==> flow/design.v <==
module PE (
	in_a,
	in_b,
	out_c
);
input	[15:0] in_a;  
input	[15:0] in_b;  
output	[9:0] out_c;
wire    [7:0] psum_l0[3:0];  
wire    [8:0] psum_l1[1:0];
assign psum_l0[0] = in_a[ 3: 0] * in_b[ 3: 0];   
assign psum_l0[1] = in_a[ 7: 4] * in_b[ 7: 4];
assign psum_l0[2] = in_a[11: 8] * in_b[11: 8];
assign psum_l0[3] = in_a[15:12] * in_b[15:12];
assign psum_l1[0] = psum_l0[0] + psum_l0[1];     
assign psum_l1[1] = psum_l0[2] + psum_l0[3];
assign out_c = psum_l1[0] + psum_l1[1];          
endmodule
module Bitblade (
	mode,
	in_a,
	in_b,
    out_c
);
input	mode;
input   [63:0] in_a;
input   [63:0] in_b;
output  [17:0] out_c;
wire    [15:0] pe_in_a[3:0];
wire    [15:0] pe_in_b[3:0];
wire    [ 9:0] pe_out_c[3:0];
wire	[31:0] aw, ax, ay, az;
wire	[31:0] bw, bx, by, bz;
assign aw = {in_a[60+4-1:60], in_a[52+4-1:52], in_a[44+4-1:44], in_a[36+4-1:36]};
assign ax = {in_a[56+4-1:56], in_a[48+4-1:48], in_a[40+4-1:40], in_a[32+4-1:32]};
assign ay = {in_a[28+4-1:28], in_a[20+4-1:20], in_a[12+4-1:12], in_a[ 4+4-1: 4]};
assign az = {in_a[24+4-1:24], in_a[16+4-1:16], in_a[ 8+4-1: 8], in_a[ 0+4-1: 0]};
assign bw = {in_b[60+4-1:60], in_b[52+4-1:52], in_b[44+4-1:44], in_b[36+4-1:36]};
assign bx = {in_b[56+4-1:56], in_b[48+4-1:48], in_b[40+4-1:40], in_b[32+4-1:32]};
assign by = {in_b[28+4-1:28], in_b[20+4-1:20], in_b[12+4-1:12], in_b[ 4+4-1: 4]};
assign bz = {in_b[24+4-1:24], in_b[16+4-1:16], in_b[ 8+4-1: 8], in_b[ 0+4-1: 0]};
assign pe_in_a[0] = (mode) ? aw : ay;
assign pe_in_a[1] = (mode) ? ax : az;
assign pe_in_a[2] = ay;
assign pe_in_a[3] = az;
assign pe_in_b[0] = (mode) ? bw : by;
assign pe_in_b[1] = (mode) ? bx : by;
assign pe_in_b[2] = (mode) ? by : bz;
assign pe_in_b[3] = bz;
PE pe0( .in_a(pe_in_a[0]), .in_b(pe_in_b[0]), .out_c(pe_out_c[0]));
PE pe1( .in_a(pe_in_a[1]), .in_b(pe_in_b[1]), .out_c(pe_out_c[1]));
PE pe2( .in_a(pe_in_a[2]), .in_b(pe_in_b[2]), .out_c(pe_out_c[2]));
PE pe3( .in_a(pe_in_a[3]), .in_b(pe_in_b[3]), .out_c(pe_out_c[3]));
assign out_c = (pe_out_c[0] << (mode ? 0 : 8)) + (pe_out_c[1] << (mode ? 0 : 4)) + (pe_out_c[2] << (mode ? 0 : 4)) + (pe_out_c[3] << (mode ? 0 : 0));
endmodule
module Cfu (
  input               cmd_valid,
  output              cmd_ready,
  input      [9:0]    cmd_payload_function_id,
  input      [31:0]   cmd_payload_inputs_0,
  input      [31:0]   cmd_payload_inputs_1,
  output reg          rsp_valid,
  input               rsp_ready,
  output reg [31:0]   rsp_payload_outputs_0,
  input               reset,
  input               clk
);
wire  [2:0] opcode;
wire  is_setting_mode, is_resetting_acc, is_accumlating, is_loading_upper;
reg         mode;  
reg   [31:0] upper_bitblade_in_a;
reg   [31:0] upper_bitblade_in_b;
wire  [63:0] bitblade_in_a;
wire  [63:0] bitblade_in_b;
wire  [31:0] bitblade_out_c;
assign opcode = cmd_payload_function_id[2:0];
assign is_setting_mode =  (cmd_valid) && (opcode == 0);
assign is_resetting_acc = (cmd_valid) && (opcode == 1);
assign is_loading_upper = (cmd_valid) && (opcode == 2);
assign is_accumlating =   (cmd_valid) && (opcode == 3);
always @(posedge clk) begin
  if (reset)
    mode <= 0;  
  else if (is_setting_mode)
    mode <= cmd_payload_function_id[3];
end
assign cmd_ready = ~rsp_valid;
always @(posedge clk) begin
  if (reset)          rsp_valid <= 1'b0;
  else if (rsp_valid) rsp_valid <= ~rsp_ready;   
  else if (cmd_valid) rsp_valid <= 1'b1;         
end
always @(posedge clk) begin
  if (reset)
    rsp_payload_outputs_0 <= 32'b0;
  else if (is_resetting_acc)
    rsp_payload_outputs_0 <= 32'b0;
  else if (is_accumlating)
    rsp_payload_outputs_0 <= rsp_payload_outputs_0 + bitblade_out_c;
end
always @(posedge clk) begin
  if (reset)                  upper_bitblade_in_a <= 0;
  else if (is_loading_upper)  upper_bitblade_in_a <= cmd_payload_inputs_0;
end
always @(posedge clk) begin
  if (reset)                  upper_bitblade_in_b <= 0;
  else if (is_loading_upper)  upper_bitblade_in_b <= cmd_payload_inputs_1;
end
assign bitblade_in_a = {upper_bitblade_in_a, cmd_payload_inputs_0};
assign bitblade_in_b = {upper_bitblade_in_b, cmd_payload_inputs_1};
Bitblade bitblade(
  .mode(mode),
  .in_a(bitblade_in_a),
  .in_b(bitblade_in_b),
  .out_c(bitblade_out_c)
);
endmodule
======== Step by step through the tools: Cfu ========
What the tools print for Cfu, step after step.
Line numbers count from 1 in the design file above.
Library cell names are shortened.
A cell with - has no value.
set-up
  design top .............................. Cfu
  clock ................................... clk
  standard-cell library ................... sky130hd
  timing corner ........................... tt_025C_1v80

======== Word-level counts ========
Counts by Yosys on the flattened word-level netlist (proc, flatten, opt, wreduce; memories kept). Register bits leave out memories and registers merged into their read ports (data or address); mux counts leave out enables and synchronous resets folded into registers. Print and check cells are left out. Cells with the same type and inputs are merged into one.
operators by class
  add/sub/neg operators ................... 16
  eq/ne operators ......................... 3
  multipliers ............................. 16
  bitwise operators ....................... 2
  reductions and logical operators ........ 6
  muxes and demuxes ....................... 9
  shift-type cells ........................ 3
operator list
  kind                                    number
  multiplier 4 x 4 -> 8 bit               16
  left shift 10 x 32 -> 18 bit            3
  two-way mux 16 bit                      5
  adder 8 x 8 -> 9 bit                    8
  adder 9 x 9 -> 10 bit                   4
  adder 18 bit                            2
  adder 32 x 18 -> 32 bit                 1
  adder 18 x 10 -> 18 bit                 1
  == test 3 x 2 -> 1 bit with constant B  2
  logical AND 1 bit                       4
  two-way mux 4 bit                       1
  == test 3 x 1 -> 1 bit with constant B  1
  logical NOT 3 bit                       1
  two-way mux 3 bit                       1
  NOT 1 bit                               2
  OR reduction 2 bit                      1
  two-way mux 1 bit                       2
word-level totals
  bits in registers ....................... 98
  word-level cells ........................ 60
  bits of input ports ..................... 78
  output and inout port bits .............. 34

======== Longest topological paths ========
Depth = most cells in a row (Yosys ltp): at word level without a register or memory, in the mapped netlist without a sequential cell, where the memories' decode and read muxes count.
depth
  depth after elaboration ................. 9
  ABC_AREA ................................ 1
  mapped depth ............................ 57
  gate-level depth less buffers ........... 55

======== Netlist ========
The flow's flattened synthesis, as Yosys stat reports it; memories are mapped. The netlist is that of the ABC_AREA named above (0 if unset); the other value can give another one.
Totals and module areas in this step are rounded.
cells by type
  cell      number  area in all (um2)
  fa_1      223     4.46E+03
  nand2_1   695     2.61E+03
  ha_1      206     2.58E+03
  inv_1     538     2.02E+03
  dfxtp_1   98      1.96E+03
  a21oi_1   97      485.466
  nor2_1    127     476.707
  nand3_1   68      340.326
  xor2_1    27      236.477
  o21ai_0   44      220.211
  a211oi_1  19      142.637
  or2_2     21      131.376
  buf_2     26      130.125
  mux2i_1   12      120.115
  o21bai_1  11      82.579
  nand3_2   7       70.067
  xnor2_1   8       70.067
  clkbuf_1  18      67.565
Other cell types: 24; their cells: 64.
mapped netlist
  area of sequential cells ................ 1960 um2
  buffers ................................. 48
  mapped area ............................. 16600 um2
  cell count .............................. 2309
  flip-flops .............................. 98

======== Path before layout ========
Source: OpenSTA report_checks on the synthesized netlist (no wires, ideal clock, input and output delay 20% of the period each), path of least setup slack; recovery checks are left aside. Register names are those of the netlist, which keeps one name where synthesis merged equal registers.
timing path after synthesis
  path kind ............................... in2reg
  from .................................... input port cmd_payload_inputs_1[6]
  to ...................................... register rsp_payload_outputs_0[14]
  launch time at the first pin ............ 2.700 ns
  setup time .............................. 0.114 ns
  external input delay .................... 2.700 ns
  data arrival time ....................... 11.997 ns
  setup slack ............................. 1.390 ns
  path buffers ............................ 0
  required time ........................... 13.386 ns
  driving pins on the path ................ 46
  path delay .............................. 9.411 ns
  clock period ............................ 13.5 ns
  synthesis period reached ................ 12.11 ns
"path delay" = arrival - input delay + setup time.
"driving pins on the path": output pins that drive a net of the path, with the launching flip-flop's if there is one; two outputs of one cell count as two.
"synthesis period reached" is the clock period less the worst setup slack; recovery checks do not enter. This is arithmetic on one report: input and output delays are still those of the set period (20% each).
The rows between start and end are the longest chain of elaborated cells between them; the timing report does not say that the signal goes this way. Where chains are equally long, one stands for them.
Each line given opens the expression or statement behind the cell; cells for indexed reads and writes are added by Yosys, which also makes memories of some case tables.
At most two assigning lines are given for a register; there are more.
on the way, after synthesis
  cell sequence ........................... or2_2 -> o21ai_1 -> inv_1 -> nand2_1 -> fa_1 -> fa_1 -> inv_1 -> fa_1 -> fa_1 -> fa_1 -> fa_1 -> ha_1 -> nand2_1 -> nand2_1 -> nand2_1 -> nand2_1 -> nand2_1 -> nand2_1 -> [... 10 more ...] -> a21o_1 -> nand2_1 -> nand3_1 -> nand2_1 -> nor2_1 -> nor2_1 -> xor2_1 -> inv_1 -> ha_1 -> nand2_2 -> nor2_1 -> nand2_1 -> a21oi_1 -> nor2_1 -> nand2_1 -> nand2_1 -> o21bai_1 -> inv_1
  cells in the longest elaborated chain ... 9
  elaborated cells between the ends (all ways) .. 19
  RTL lines with such cells ............... 8
  those cells by class .................... add/sub: 10; mul: 3; shift: 3; mux: 3
RTL lines, path after synthesis
  item                          line  source
  start, declared               61    input      [31:0]   cmd_payload_inputs_1,
  two-way mux 16 bit            46    assign pe_in_b[0] = (mode) ? bw : by;
  multiplier 4 x 4 -> 8 bit     11    assign psum_l0[0] = in_a[ 3: 0] * in_b[ 3: 0];
  adder 8 x 8 -> 9 bit          15    assign psum_l1[0] = psum_l0[0] + psum_l0[1];
  adder 9 x 9 -> 10 bit         17    assign out_c = psum_l1[0] + psum_l1[1];
  left shift 10 x 32 -> 18 bit  54    assign out_c = (pe_out_c[0] << (mode ? 0 : 8)) + (pe_out_c[1] << (mode ? 0 : 4)) + (pe_out_c[2] << (mode ? 0 : ...
  adder 18 bit x2               54
  adder 18 x 10 -> 18 bit       54
  adder 32 x 18 -> 32 bit       99    rsp_payload_outputs_0 <= rsp_payload_outputs_0 + bitblade_out_c;
  end, assigned                 97    rsp_payload_outputs_0 <= 32'b0;
  end, assigned                 99
  end, declared                 64    output reg [31:0]   rsp_payload_outputs_0,

======== Timing after layout ========
Path of least setup slack in the final report of job 1 (OpenROAD, finished layout, wires in). Where an end is a register, its clock arrival counts in the times.
timing path after layout
  path kind ............................... in2reg
  from .................................... input port cmd_payload_inputs_1[27]
  to ...................................... register rsp_payload_outputs_0[20]
  path buffers ............................ 1
  setup time .............................. 0.08 ns
  data arrival time ....................... 13.86 ns
  external input delay .................... 2.70 ns
  launch time at the first pin ............ 2.70 ns
  required time ........................... 13.80 ns
  clock period ............................ 13.5 ns
  setup slack ............................. -0.06 ns
  driving pins on the path ................ 42
The rows between start and end are the longest chain of elaborated cells between them; the timing report does not say that the signal goes this way. Where chains are equally long, one stands for them.
At most two assigning lines are given for a register; there are more.
on the way, after layout
  cell sequence ........................... clkdlybuf4s50_1 -> mux2i_1 -> or2_2 -> fa_1 -> fa_1 -> inv_1 -> fa_1 -> fa_1 -> fa_1 -> fa_1 -> ha_1 -> nand2_1 -> nand2_1 -> nand2_1 -> nand2_1 -> nand2_1 -> nand2_1 -> o21ai_1 -> [... 6 more ...] -> fa_1 -> inv_1 -> ha_1 -> a21o_1 -> nand2_1 -> nand3_2 -> nand2_1 -> nand2_1 -> a21oi_2 -> xor2_1 -> ha_2 -> a21oi_1 -> nand2_1 -> a21oi_1 -> nand3_2 -> nand2_1 -> nand2_1 -> a21oi_1
  cells in the longest elaborated chain ... 8
  elaborated cells between the ends (all ways) .. 11
  RTL lines with such cells ............... 6
  those cells by class .................... add/sub: 7; mul: 2; shift: 1; mux: 1
RTL lines, path after layout
  item                          line  source
  start, declared               61    input      [31:0]   cmd_payload_inputs_1,
  two-way mux 16 bit            48    assign pe_in_b[2] = (mode) ? by : bz;
  multiplier 4 x 4 -> 8 bit     14    assign psum_l0[3] = in_a[15:12] * in_b[15:12];
  adder 8 x 8 -> 9 bit          16    assign psum_l1[1] = psum_l0[2] + psum_l0[3];
  adder 9 x 9 -> 10 bit         17    assign out_c = psum_l1[0] + psum_l1[1];
  left shift 10 x 32 -> 18 bit  54    assign out_c = (pe_out_c[0] << (mode ? 0 : 8)) + (pe_out_c[1] << (mode ? 0 : 4)) + (pe_out_c[2] << (mode ? 0 : ...
  adder 18 bit                  54
  adder 18 x 10 -> 18 bit       54
  adder 32 x 18 -> 32 bit       99    rsp_payload_outputs_0 <= rsp_payload_outputs_0 + bitblade_out_c;
  end, assigned                 97    rsp_payload_outputs_0 <= 32'b0;
  end, assigned                 99
  end, declared                 64    output reg [31:0]   rsp_payload_outputs_0,

==> runs of Cfu <==
Settings and measured results of 5 stored flow runs for module Cfu (sky130hd), not sorted in any way. The constraints put input and output delay at 20% of the set period each and load the outputs with 0.01 pF.
Values from the reports are rounded here.

---- job 1 ----
settings
  ABC_AREA = 1
  CAP_MARGIN = 30
  CELL_PAD_IN_SITES_GLOBAL_PLACEMENT = 1
  CORE_UTILIZATION = 56
  GPL_ROUTABILITY_DRIVEN = 0
  GPL_TIMING_DRIVEN = 0
  HOLD_SLACK_MARGIN = 0.03
  MAX_ROUTING_LAYER = met5
  MIN_ROUTING_LAYER = met2
  PLACE_DENSITY_LB_ADDON = 0.17
  SETUP_SLACK_MARGIN = -0.3
  TNS_END_PERCENT = 20
  period_ns = 13.5
  CORE_MARGIN = 2
  SLEW_MARGIN = 20
results
  worst hold slack in the final report .... 0.463 ns
  utilization in the final report ......... 63.4%
  die outline area ........................ 31100 um2
  setup slack of the worst path ........... -0.064 ns
  mapped cell area after synthesis ........ 16600 um2

---- job 2 ----
settings
  CAP_MARGIN = 25
  CELL_PAD_IN_SITES_GLOBAL_PLACEMENT = 2
  CORE_ASPECT_RATIO = 1.94
  CORE_MARGIN = 6
  CTS_CLUSTER_DIAMETER = 107
  CTS_CLUSTER_SIZE = 75
  GPL_ROUTABILITY_DRIVEN = 0
  GPL_TIMING_DRIVEN = 0
  HOLD_SLACK_MARGIN = 0.3
  MAX_ROUTING_LAYER = met4
  SETUP_SLACK_MARGIN = 3.81
  SLEW_MARGIN = 15
  period_ns = 15.6
  CORE_UTILIZATION = 40
results
  worst hold slack in the final report .... 0.482 ns
  utilization in the final report ......... 50.6%
  die outline area ........................ 45300 um2
  setup slack of the worst path ........... 1.84 ns
  mapped cell area after synthesis ........ 16000 um2

---- job 3 ----
settings
  ABC_AREA = 0
  CAP_MARGIN = 40
  CELL_PAD_IN_SITES_GLOBAL_PLACEMENT = 2
  CORE_UTILIZATION = 29
  CTS_CLUSTER_DIAMETER = 123
  GPL_ROUTABILITY_DRIVEN = 0
  GPL_TIMING_DRIVEN = 0
  HOLD_SLACK_MARGIN = 0.26
  MAX_ROUTING_LAYER = met4
  SETUP_SLACK_MARGIN = 1.16
  SLEW_MARGIN = 5
  period_ns = 19.2
  CORE_MARGIN = 2
results
  worst hold slack in the final report .... 0.484 ns
  utilization in the final report ......... 33.1%
  die outline area ........................ 57200 um2
  setup slack of the worst path ........... 3.39 ns
  mapped cell area after synthesis ........ 16000 um2

---- job 4 ----
settings
  HOLD_SLACK_MARGIN = 0.29
  TNS_END_PERCENT = 20
  period_ns = 13.5
  CAP_MARGIN = 20
  CORE_MARGIN = 2
  CORE_UTILIZATION = 40
  SLEW_MARGIN = 20
results
  worst hold slack in the final report .... 0.481 ns
  utilization in the final report ......... 51.0%
  die outline area ........................ 41700 um2
  setup slack of the worst path ........... 0.226 ns
  mapped cell area after synthesis ........ 16000 um2

---- job 5 ----
settings
  ABC_AREA = 1
  CAP_MARGIN = 30
  CELL_PAD_IN_SITES_GLOBAL_PLACEMENT = 0
  CORE_UTILIZATION = 56
  GPL_TIMING_DRIVEN = 1
  MAX_ROUTING_LAYER = met4
  TNS_END_PERCENT = 20
  period_ns = 13.5
  CORE_MARGIN = 2
  SLEW_MARGIN = 20
results
  worst hold slack in the final report .... 0.463 ns
  utilization in the final report ......... 65.5%
  die outline area ........................ 31100 um2
  setup slack of the worst path ........... 0.456 ns
  mapped cell area after synthesis ........ 16600 um2
